==> flow/design.v <==
module uart_rx
  #(parameter CLKS_PER_BIT = 104)
  (
   input        i_Clock,
   input        i_Rst,
   input        i_Rx_Serial,
   output reg [15:0] o_Rx_Byte,
  output reg square_wave,
  output reg pin1,
  output  reg pin2
  );
  parameter s_IDLE         = 3'b000;
  parameter s_RX_START_BIT = 3'b001;
  parameter s_RX_DATA_BITS = 3'b010;
  parameter s_RX_STOP_BIT  = 3'b011;
  parameter s_CLEANUP      = 3'b100;
  reg  [7:0] data_check;
  reg [7:0] first_8bit;
  reg [7:0] second_8bit;
  reg           r_Rx_Data_R;
  reg           r_Rx_Data;
  reg [15:0]     r_Clock_Count;
  reg [4:0]     r_Bit_Index;  
  reg [15:0]     r_Rx_Byte;
  reg [2:0]     r_SM_Main;
wire [60:0] distZ = 61'hFFFFFFFFFFFFFF;
reg [23:0] counter;
reg toggle;
reg toggle_n;
wire [23:0] store;
wire [15:0] distA;
reg [15:0] distB;
reg stop;
reg [15:0] rpm;
assign distA =40*distZ;
assign store = (rpm == 16'd0) ? 24'hFFFFFF : (18 * 100000)/ rpm;
  always @(posedge i_Clock)
    begin
    if (i_Rst)
    begin
      r_Rx_Data_R <= 1'b1;
      r_Rx_Data   <= 1'b1;
      o_Rx_Byte   <= 16'd0;
      rpm         <= 16'd0;
      counter     <= 24'd0;
      toggle      <= 1'b1;
      distB       <= 16'd0;
      stop        <= 1'b0;
      square_wave <= 1'b1;
      pin1        <= 1'b0;
      pin2        <= 1'b0;
    end
    else
    begin
      r_Rx_Data_R <= i_Rx_Serial;
      r_Rx_Data   <= i_Rx_Serial;
     o_Rx_Byte[15:8] <= second_8bit;
     o_Rx_Byte[7:0] <= first_8bit;
     rpm <= {second_8bit, first_8bit};
toggle_n = toggle;
if (stop==0)
begin
counter <= counter + 1;
if (counter >= store )
begin
toggle_n = ~toggle;
toggle <= toggle_n;
counter<=0;
if (second_8bit[7] == 0)
begin
pin1 <= 0;
pin2 <= 1;
end
else
begin
pin1 <= 1;
pin2 <= 0;
end
if (toggle_n==0)
begin
distB <= distB +1;
end
end
if (distB ==distA)
begin
stop <= 1;
end
else
begin
square_wave <= toggle_n;
end
end
end
end
always @(posedge i_Clock)
begin
    if (i_Rst)
    begin
      r_SM_Main     <= s_IDLE;
      r_Clock_Count <= 16'd0;
      r_Bit_Index   <= 5'd0;
      r_Rx_Byte     <= 16'd0;
      data_check    <= 8'h00;
      first_8bit    <= 8'h00;
      second_8bit   <= 8'h00;
    end
    else
      case (r_SM_Main)
        s_IDLE :
          begin
            r_Clock_Count <= 0;
            r_Bit_Index   <= 0;
            if (r_Rx_Data == 1'b0)           
              r_SM_Main <= s_RX_START_BIT;
            else
              r_SM_Main <= s_IDLE;
          end
        s_RX_START_BIT :
          begin
            if (r_Clock_Count == (CLKS_PER_BIT-1)/2)
              begin
                if (r_Rx_Data == 1'b0)
                  begin
                    r_Clock_Count <= 0;   
                    r_SM_Main     <= s_RX_DATA_BITS;
                  end
                else
                  r_SM_Main <= s_IDLE;
              end
            else
              begin
                r_Clock_Count <= r_Clock_Count + 1;
                r_SM_Main     <= s_RX_START_BIT;
              end
          end  
        s_RX_DATA_BITS :
          begin
            if (r_Clock_Count < CLKS_PER_BIT-1)
              begin
                r_Clock_Count <= r_Clock_Count + 1;
                r_SM_Main     <= s_RX_DATA_BITS;
              end
            else
              begin
                r_Clock_Count          <= 0;
                r_Rx_Byte[r_Bit_Index] <= r_Rx_Data;
                if (r_Bit_Index < 8)
                  begin
                    r_Bit_Index <= r_Bit_Index + 1;
                    r_SM_Main   <= s_RX_DATA_BITS;
                  end
                else
                  begin
						 if (data_check == 8'h01)
						 begin
                   first_8bit <= r_Rx_Byte[7:0];
						 data_check <= 8'h00;
						 end
						 if (data_check == 8'h00)
						 begin
					second_8bit <= r_Rx_Byte[7:0];
						 data_check <= 8'h01;
						 end
                    r_Bit_Index <= 0;
                    r_SM_Main   <= s_RX_STOP_BIT;
                  end
              end
          end  
        s_RX_STOP_BIT :
          begin
            if (r_Clock_Count < CLKS_PER_BIT-1)
              begin
                r_Clock_Count <= r_Clock_Count + 1;
                r_SM_Main     <= s_RX_STOP_BIT;
              end
            else
              begin
                r_Clock_Count <= 0;
                r_SM_Main     <= s_CLEANUP;
              end
          end  
        s_CLEANUP :
          begin
            r_SM_Main <= s_IDLE;
          end
        default :
          r_SM_Main <= s_IDLE;
      endcase
    end
endmodule  
# --- Tool chain data of uart_rx ---
# Tool output for the design above before and after an edit, in the order of the flow.
# "before" refers to lines of the RTL above, "after" to lines of the edited file.
# "delta": "after" minus "before" as printed here. "rel_change_pct": 100 x difference / "before".
# Library cell names are shortened.
setup:
  top_module: "uart_rx"
  clock_port: "i_Clock"
  cell_library: "sky130hd"
  corner: "tt_025C_1v80"

# --- Diff ---
# Unified diff, file above to edited file.
# A script made this edit. It changes what the design does and was not meant as an optimisation.
# begin of diff
@@ -37,19 +37,4 @@
   always @(posedge i_Clock)
     begin
-    if (i_Rst)
-    begin
-      r_Rx_Data_R <= 1'b1;
-      r_Rx_Data   <= 1'b1;
-      o_Rx_Byte   <= 16'd0;
-      rpm         <= 16'd0;
-      counter     <= 24'd0;
-      toggle      <= 1'b1;
-      distB       <= 16'd0;
-      stop        <= 1'b0;
-      square_wave <= 1'b1;
-      pin1        <= 1'b0;
-      pin2        <= 1'b0;
-    end
-    else
     begin
       r_Rx_Data_R <= i_Rx_Serial;
# end of diff

# --- Word level ---
# Counts by Yosys on the flattened word-level netlist (proc, flatten, opt, wreduce; memories kept). Register bits leave out memories and registers merged into their read ports (data or address). Print and check cells are left out. Cells with the same type and inputs are merged into one.
word_totals:
  columns: ["item", "before", "after", "delta", "rel_change_pct"]
  rows:
  - ["regBits", 142, 126, -16, -11.27]
classes:
  columns: ["item", "before", "after", "delta", "rel_change_pct"]
  rows:
  - ["reduce_logical", 16, 16, 0, 0.00]
  - ["muxes", 23, 21, -2, -8.70]
  - ["n_addsub", 5, 5, 0, 0.00]
  - ["div_mod_pow", 1, 1, 0, 0.00]
  - ["n_eq", 8, 8, 0, 0.00]
  - ["n_logic", 8, 8, 0, 0.00]
  - ["cmp", 3, 3, 0, 0.00]
  - ["shifts", 2, 2, 0, 0.00]
op_table:
  columns: ["operator", "before", "after", "delta", "rel_change_pct"]
  rows:
  - ["2-to-1 mux 1 bit", 8, 7, -1, -12.50]
  - ["2-to-1 mux 24 bit", 2, 1, -1, -50.00]
  - ["inverter 1 bit", 5, 5, 0, 0.00]
  - ["AND reduction 2 bit", 5, 5, 0, 0.00]
  - ["2-to-1 mux 16 bit", 3, 3, 0, 0.00]
  - ["AND reduction 4 bit", 3, 3, 0, 0.00]
  - ["adder 16 x 1 -> 16 bit (second input constant)", 2, 2, 0, 0.00]
  - ["== test 3 x 2 -> 1 bit (second input constant)", 2, 2, 0, 0.00]
  - ["2-to-1 mux 2 bit", 2, 2, 0, 0.00]
  - ["2-to-1 mux 5 bit", 2, 2, 0, 0.00]
  - ["2-to-1 mux 8 bit", 2, 2, 0, 0.00]
  - ["nonzero test 2 bit", 2, 2, 0, 0.00]
  - ["adder 24 x 1 -> 24 bit (second input constant)", 1, 1, 0, 0.00]
  - ["adder 5 x 1 -> 5 bit (second input constant)", 1, 1, 0, 0.00]
  - ["bitwise AND 16 bit", 1, 1, 0, 0.00]
  - ["divider 21 x 16 -> 32 bit (first input constant)", 1, 1, 0, 0.00]
  - ["== test 16 bit (second input constant)", 1, 1, 0, 0.00]
  - ["== test 16 x 6 -> 1 bit (second input constant)", 1, 1, 0, 0.00]
  - ["== test 3 x 1 -> 1 bit (second input constant)", 1, 1, 0, 0.00]
  - ["== test 8 x 1 -> 1 bit (second input constant)", 1, 1, 0, 0.00]
  - ["greater-or-equal comparator 24 bit", 1, 1, 0, 0.00]
  - ["logical NOT 16 bit", 1, 1, 0, 0.00]
  - ["logical NOT 3 bit", 1, 1, 0, 0.00]
  - ["logical NOT 8 bit", 1, 1, 0, 0.00]
  - ["< comparator 16 x 7 -> 1 bit (second input constant)", 1, 1, 0, 0.00]
  - ["< comparator 5 x 4 -> 1 bit (second input constant)", 1, 1, 0, 0.00]
  - ["2-to-1 mux 3 bit", 1, 1, 0, 0.00]
  - ["inequality test 2 bit (second input constant)", 1, 1, 0, 0.00]
# Not every row of either side is listed.

# --- Logic depth ---
# Depth = most cells in a row (Yosys ltp): at word level without a register or memory, in the mapped netlist without a sequential cell, where the memories' decode and read muxes count.
depth:
  columns: ["item", "before", "after", "delta", "rel_change_pct"]
  rows:
  - ["word_depth", 5, 5, 0, 0.00]
  - ["ABC_AREA", "0", "0", null, null]
  - ["depth_mapped", 487, 493, 6, 1.23]

# --- After synthesis ---
# The flow's flattened synthesis, as Yosys stat reports it; memories are mapped. The netlist is that of the ABC_AREA named above (0 if unset); the other value can give another one.
types:
  columns: ["cell", "before", "after", "delta", "rel_change_pct"]
  rows:
  - ["a21oi_1", 385, 330, -55, -14.29]
  - ["dfxtp_1", 114, 70, -44, -38.60]
  - ["edfxtp_1", 0, 44, 44, null]
  - ["nor2_1", 489, 446, -43, -8.79]
  - ["xor2_1", 135, 101, -34, -25.19]
  - ["nor2b_1", 75, 51, -24, -32.00]
  - ["nand2_1", 376, 356, -20, -5.32]
  - ["o21ai_0", 267, 287, 20, 7.49]
  - ["nand3_1", 158, 138, -20, -12.66]
  - ["a21o_1", 126, 146, 20, 15.87]
  - ["o21a_1", 101, 118, 17, 16.83]
  - ["mux2i_1", 39, 55, 16, 41.03]
  - ["a31oi_1", 52, 38, -14, -26.92]
  - ["a211oi_1", 41, 55, 14, 34.15]
  - ["inv_1", 182, 193, 11, 6.04]
  - ["o31a_1", 13, 24, 11, 84.62]
  - ["a2bb2oi_1", 12, 3, -9, -75.00]
  - ["and3_1", 47, 39, -8, -17.02]
# Not every row of either side is listed.
synth_totals:
  columns: ["item", "before", "after", "delta", "rel_change_pct"]
  rows:
  - ["ffs", 114, 114, 0, 0.00]
  - ["mapped_cells", 4321, 4204, -117, -2.71]
  - ["buffers", 125, 120, -5, -4.00]
  - ["area_um2", 29983.8, 29887.4, -96.4, -0.32]

# --- Path before layout ---
# OpenSTA on the mapped netlist: ideal clock, no wires. The path of least setup slack (recovery checks aside). Input and output delay are each 20% of the period. Register names are those of the netlist, which keeps one name where synthesis merged equal registers.
synth_timing:
  columns: ["item", "before", "after", "delta", "rel_change_pct"]
  rows:
  - ["kind", "reg-to-reg", "reg-to-reg", null, null]
  - ["start", "register (name not given)", "register (name not given)", null, null]
  - ["end", "register distB[15]", "register distB[0]", null, null]
  - ["slack_ns", 13.676, 11.662, -2.014, null]
  - ["arrival_time_ns", 86.197, 88.020, 1.823, 2.11]
  - ["clock_period_ns", 100.0, 100.0, 0.0, 0.00]
  - ["t_first_pin_ns", 0.000, 0.000, 0.000, null]
  - ["setup_ns", 0.128, 0.319, 0.191, null]
  - ["required_ns", 99.872, 99.681, -0.191, -0.19]
  - ["path_delay_ns", 86.325, 88.339, 2.014, 2.33]
  - ["stages", 467, 466, -1, -0.21]
  - ["period_less_setup_slack_ns", 86.324, 88.338, 2.014, 2.33]
# "path_delay_ns" = arrival - input delay + setup time.
# "stages": output pins that drive a net of the path, with the launching flip-flop's if there is one; two outputs of one cell count as two.
# "period_less_setup_slack_ns" = period - worst setup slack (recovery checks aside). The figure is calculated, with input and output delays left at 20% of the set period.
# The rows between start and end are the longest chain of elaborated cells between them; the timing report does not say that the signal goes this way. Where chains are equally long, one stands for them.
# A line is the first line of the expression or statement that the cell stems from. Yosys adds cells for indexed reads and writes and turns some case tables into memories.
synth_via_before:
  path_cell_list: "dfxtp_1 -> buf_2 -> buf_2 -> buf_1 -> inv_1 -> clkbuf_1 -> buf_1 -> clkbuf_1 -> ha_1 -> buf_2 -> nor2b_1 -> nand3_1 -> nor4_1 -> ha_1 -> a21oi_1 -> nand4_1 -> a2111oi_1 -> ha_1 -> (+431 left out) -> a21oi_1 -> nor2b_1 -> o21ai_0 -> nand2b_1 -> a21oi_1 -> nor2b_1 -> o21ai_0 -> nand2b_1 -> nor2b_1 -> and2_1 -> clkbuf_1 -> nand2_1 -> nor3_1 -> and2_1 -> and3_1 -> nand4_1 -> xor2_1 -> nor2_1"
synth_rtl_before:
  columns: ["item", "line", "rtl"]
  rows:
  - ["to (assign)", 47, "distB       <= 16'd0;"]
  - ["to (assign)", 81, "distB <= distB +1;"]
  - ["to (decl)", 32, "reg [15:0] distB;"]
# before: No chain of elaborated cells between the ends is given.
synth_via_after:
  path_cell_list: "dfxtp_1 -> buf_4 -> buf_2 -> clkinv_1 -> clkbuf_1 -> clkbuf_1 -> clkbuf_1 -> ha_1 -> buf_2 -> clkbuf_1 -> nor4b_1 -> and2_1 -> ha_1 -> and3_1 -> a221o_1 -> nor3b_1 -> ha_1 -> o211ai_1 -> (+430 left out) -> a21oi_1 -> nor2b_1 -> o21ai_0 -> nand2b_1 -> a21oi_1 -> o31ai_1 -> a21o_1 -> a21o_1 -> a21oi_1 -> nor2b_1 -> o21ai_0 -> nand2b_1 -> a21oi_1 -> nor2b_1 -> o21ai_0 -> nand2b_1 -> clkbuf_1 -> and3_1"
  elab_chain_len: 4
  cone_cells: 5
  classes_between: "div: 1; compare: 1; mux: 1; reduce/logical: 2"
synth_rtl_after:
  columns: ["item", "line", "rtl"]
  rows:
  - ["divider 21 x 16 -> 32 bit", 36, "assign store = (rpm == 16'd0) ? 24'hFFFFFF : (18 * 100000)/ rpm;"]
  - ["2-to-1 mux 24 bit", 36, null]
  - ["greater-or-equal comparator 24 bit", 49, "if (counter >= store )"]
  - ["AND reduction 3 bit", null, null]
  - ["to (assign)", 66, "distB <= distB +1;"]
  - ["to (decl)", 32, "reg [15:0] distB;"]

# --- Worst path after layout ---
# Path of least setup slack in the final report of the runs of set A (OpenROAD, finished layout, wires in). Where an end is a register, its clock arrival counts in the times.
layout_timing:
  columns: ["item", "before", "after", "delta", "rel_change_pct"]
  rows:
  - ["kind", "reg-to-reg", "reg-to-reg", null, null]
  - ["start", "register (name not given)", "register (name not given)", null, null]
  - ["end", "register distB[11]", "register pin1", null, null]
  - ["setup_ns", 0.14, 0.24, 0.10, null]
  - ["required_ns", 100.29, 100.18, -0.11, -0.11]
  - ["stages", 429, 433, 4, 0.93]
  - ["clock_period_ns", 100.0, 100.0, 0.0, 0.00]
  - ["slack_ns", 8.92, 8.99, 0.07, null]
  - ["arrival_time_ns", 91.37, 91.19, -0.18, -0.20]
  - ["t_first_pin_ns", 0.42, 0.42, 0.00, 0.00]
# The rows between start and end are the longest chain of elaborated cells between them; the timing report does not say that the signal goes this way. Where chains are equally long, one stands for them.
layout_via_before:
  path_cell_list: "dfxtp_1 -> inv_1 -> buf_6 -> nand3_1 -> nor4_1 -> ha_1 -> a21oi_1 -> nand4_1 -> a2111oi_1 -> ha_1 -> a21oi_1 -> and2_1 -> nor2_1 -> mux2_1 -> ha_1 -> nor3_1 -> a2bb2oi_1 -> a2111oi_1 -> (+393 left out) -> a21o_1 -> a21oi_1 -> nor2b_1 -> o21ai_0 -> nand2b_1 -> a21oi_1 -> nor2b_1 -> o21ai_0 -> nand2b_1 -> nor2b_2 -> and2_1 -> nand2_1 -> nor3_1 -> and2_1 -> and3_1 -> nand4_1 -> xor2_1 -> nor2_1"
layout_rtl_before:
  columns: ["item", "line", "rtl"]
  rows:
  - ["to (assign)", 47, "distB       <= 16'd0;"]
  - ["to (assign)", 81, "distB <= distB +1;"]
  - ["to (decl)", 32, "reg [15:0] distB;"]
# before: No chain of elaborated cells between the ends is given.
layout_via_after:
  path_cell_list: "dfxtp_1 -> nor4_2 -> buf_4 -> nand4_1 -> nor2_1 -> nand2_2 -> nor4b_2 -> buf_4 -> and2_1 -> ha_1 -> nor4b_1 -> a221o_1 -> nor3b_1 -> ha_1 -> o211ai_1 -> and2_1 -> a31oi_1 -> nor2_1 -> (+397 left out) -> a21oi_1 -> nor2b_1 -> o21ai_0 -> nand2b_1 -> a21oi_1 -> o31ai_1 -> a21o_1 -> a21o_1 -> a21oi_1 -> nor2b_1 -> o21ai_0 -> nand2b_1 -> a21oi_1 -> nor2b_1 -> o21ai_0 -> nand2b_1 -> buf_4 -> and2_1"
  elab_chain_len: 4
  cone_cells: 5
  classes_between: "div: 1; compare: 1; mux: 1; reduce/logical: 2"
layout_rtl_after:
  columns: ["item", "line", "rtl"]
  rows:
  - ["divider 21 x 16 -> 32 bit", 36, "assign store = (rpm == 16'd0) ? 24'hFFFFFF : (18 * 100000)/ rpm;"]
  - ["2-to-1 mux 24 bit", 36, null]
  - ["greater-or-equal comparator 24 bit", 49, "if (counter >= store )"]
  - ["AND reduction 2 bit", null, null]
  - ["to (assign)", 56, "pin1 <= 0;"]
  - ["to (assign)", 61, "pin1 <= 1;"]
  - ["to (decl)", 9, "output reg pin1,"]

# --- Measured runs ---
# Runs of the flow (Yosys, OpenROAD) on both versions; the two runs of a pair have the same settings. The constraints put input and output delay at 20% of the set period each and load the outputs with 0.01 pF.
settings_set_A:
  period_ns: 100.0
  CAP_MARGIN: 20
  CORE_MARGIN: 2
  CORE_UTILIZATION: 40
  SLEW_MARGIN: 20
results_set_A:
  columns: ["item", "before", "after", "delta", "rel_change_pct"]
  rows:
  - ["design.die.area_um2", 77164.5, 76920.2, -244.3, -0.32]
  - ["finish.stdcell_area_um2", 32067.0, 31854.3, -212.7, -0.66]
  - ["yosys_chip_area_um2", 29983.8, 29887.4, -96.4, -0.32]
  - ["total_negative_slack_ns", 0.000, 0.000, 0.000, null]
  - ["finish.utilization_pct", 43.1, 42.9, -0.2, null]
  - ["worst_setup_slack_ns", 8.916, 8.989, 0.073, null]
settings_set_B:
  ABC_AREA: 0
  CAP_MARGIN: 0
  CORE_UTILIZATION: 49
  CTS_CLUSTER_DIAMETER: 50
  GPL_ROUTABILITY_DRIVEN: 0
  GPL_TIMING_DRIVEN: 1
  MAX_ROUTING_LAYER: "met5"
  PLACE_DENSITY: 0.54
  SETUP_SLACK_MARGIN: 3.75
  SLEW_MARGIN: 30
  period_ns: 58.2
  CORE_MARGIN: 2
results_set_B:
  columns: ["item", "before", "after", "delta", "rel_change_pct"]
  rows:
  - ["design.die.area_um2", 63186.9, 62985.9, -201.0, -0.32]
  - ["finish.stdcell_area_um2", 53386.2, 51946.1, -1440.1, -2.70]
  - ["yosys_chip_area_um2", 29983.8, 29887.4, -96.4, -0.32]
  - ["total_negative_slack_ns", -839.815, -809.852, 29.963, null]
  - ["finish.utilization_pct", 88.3, 86.1, -2.2, null]
  - ["worst_setup_slack_ns", -19.377, -18.465, 0.912, null]
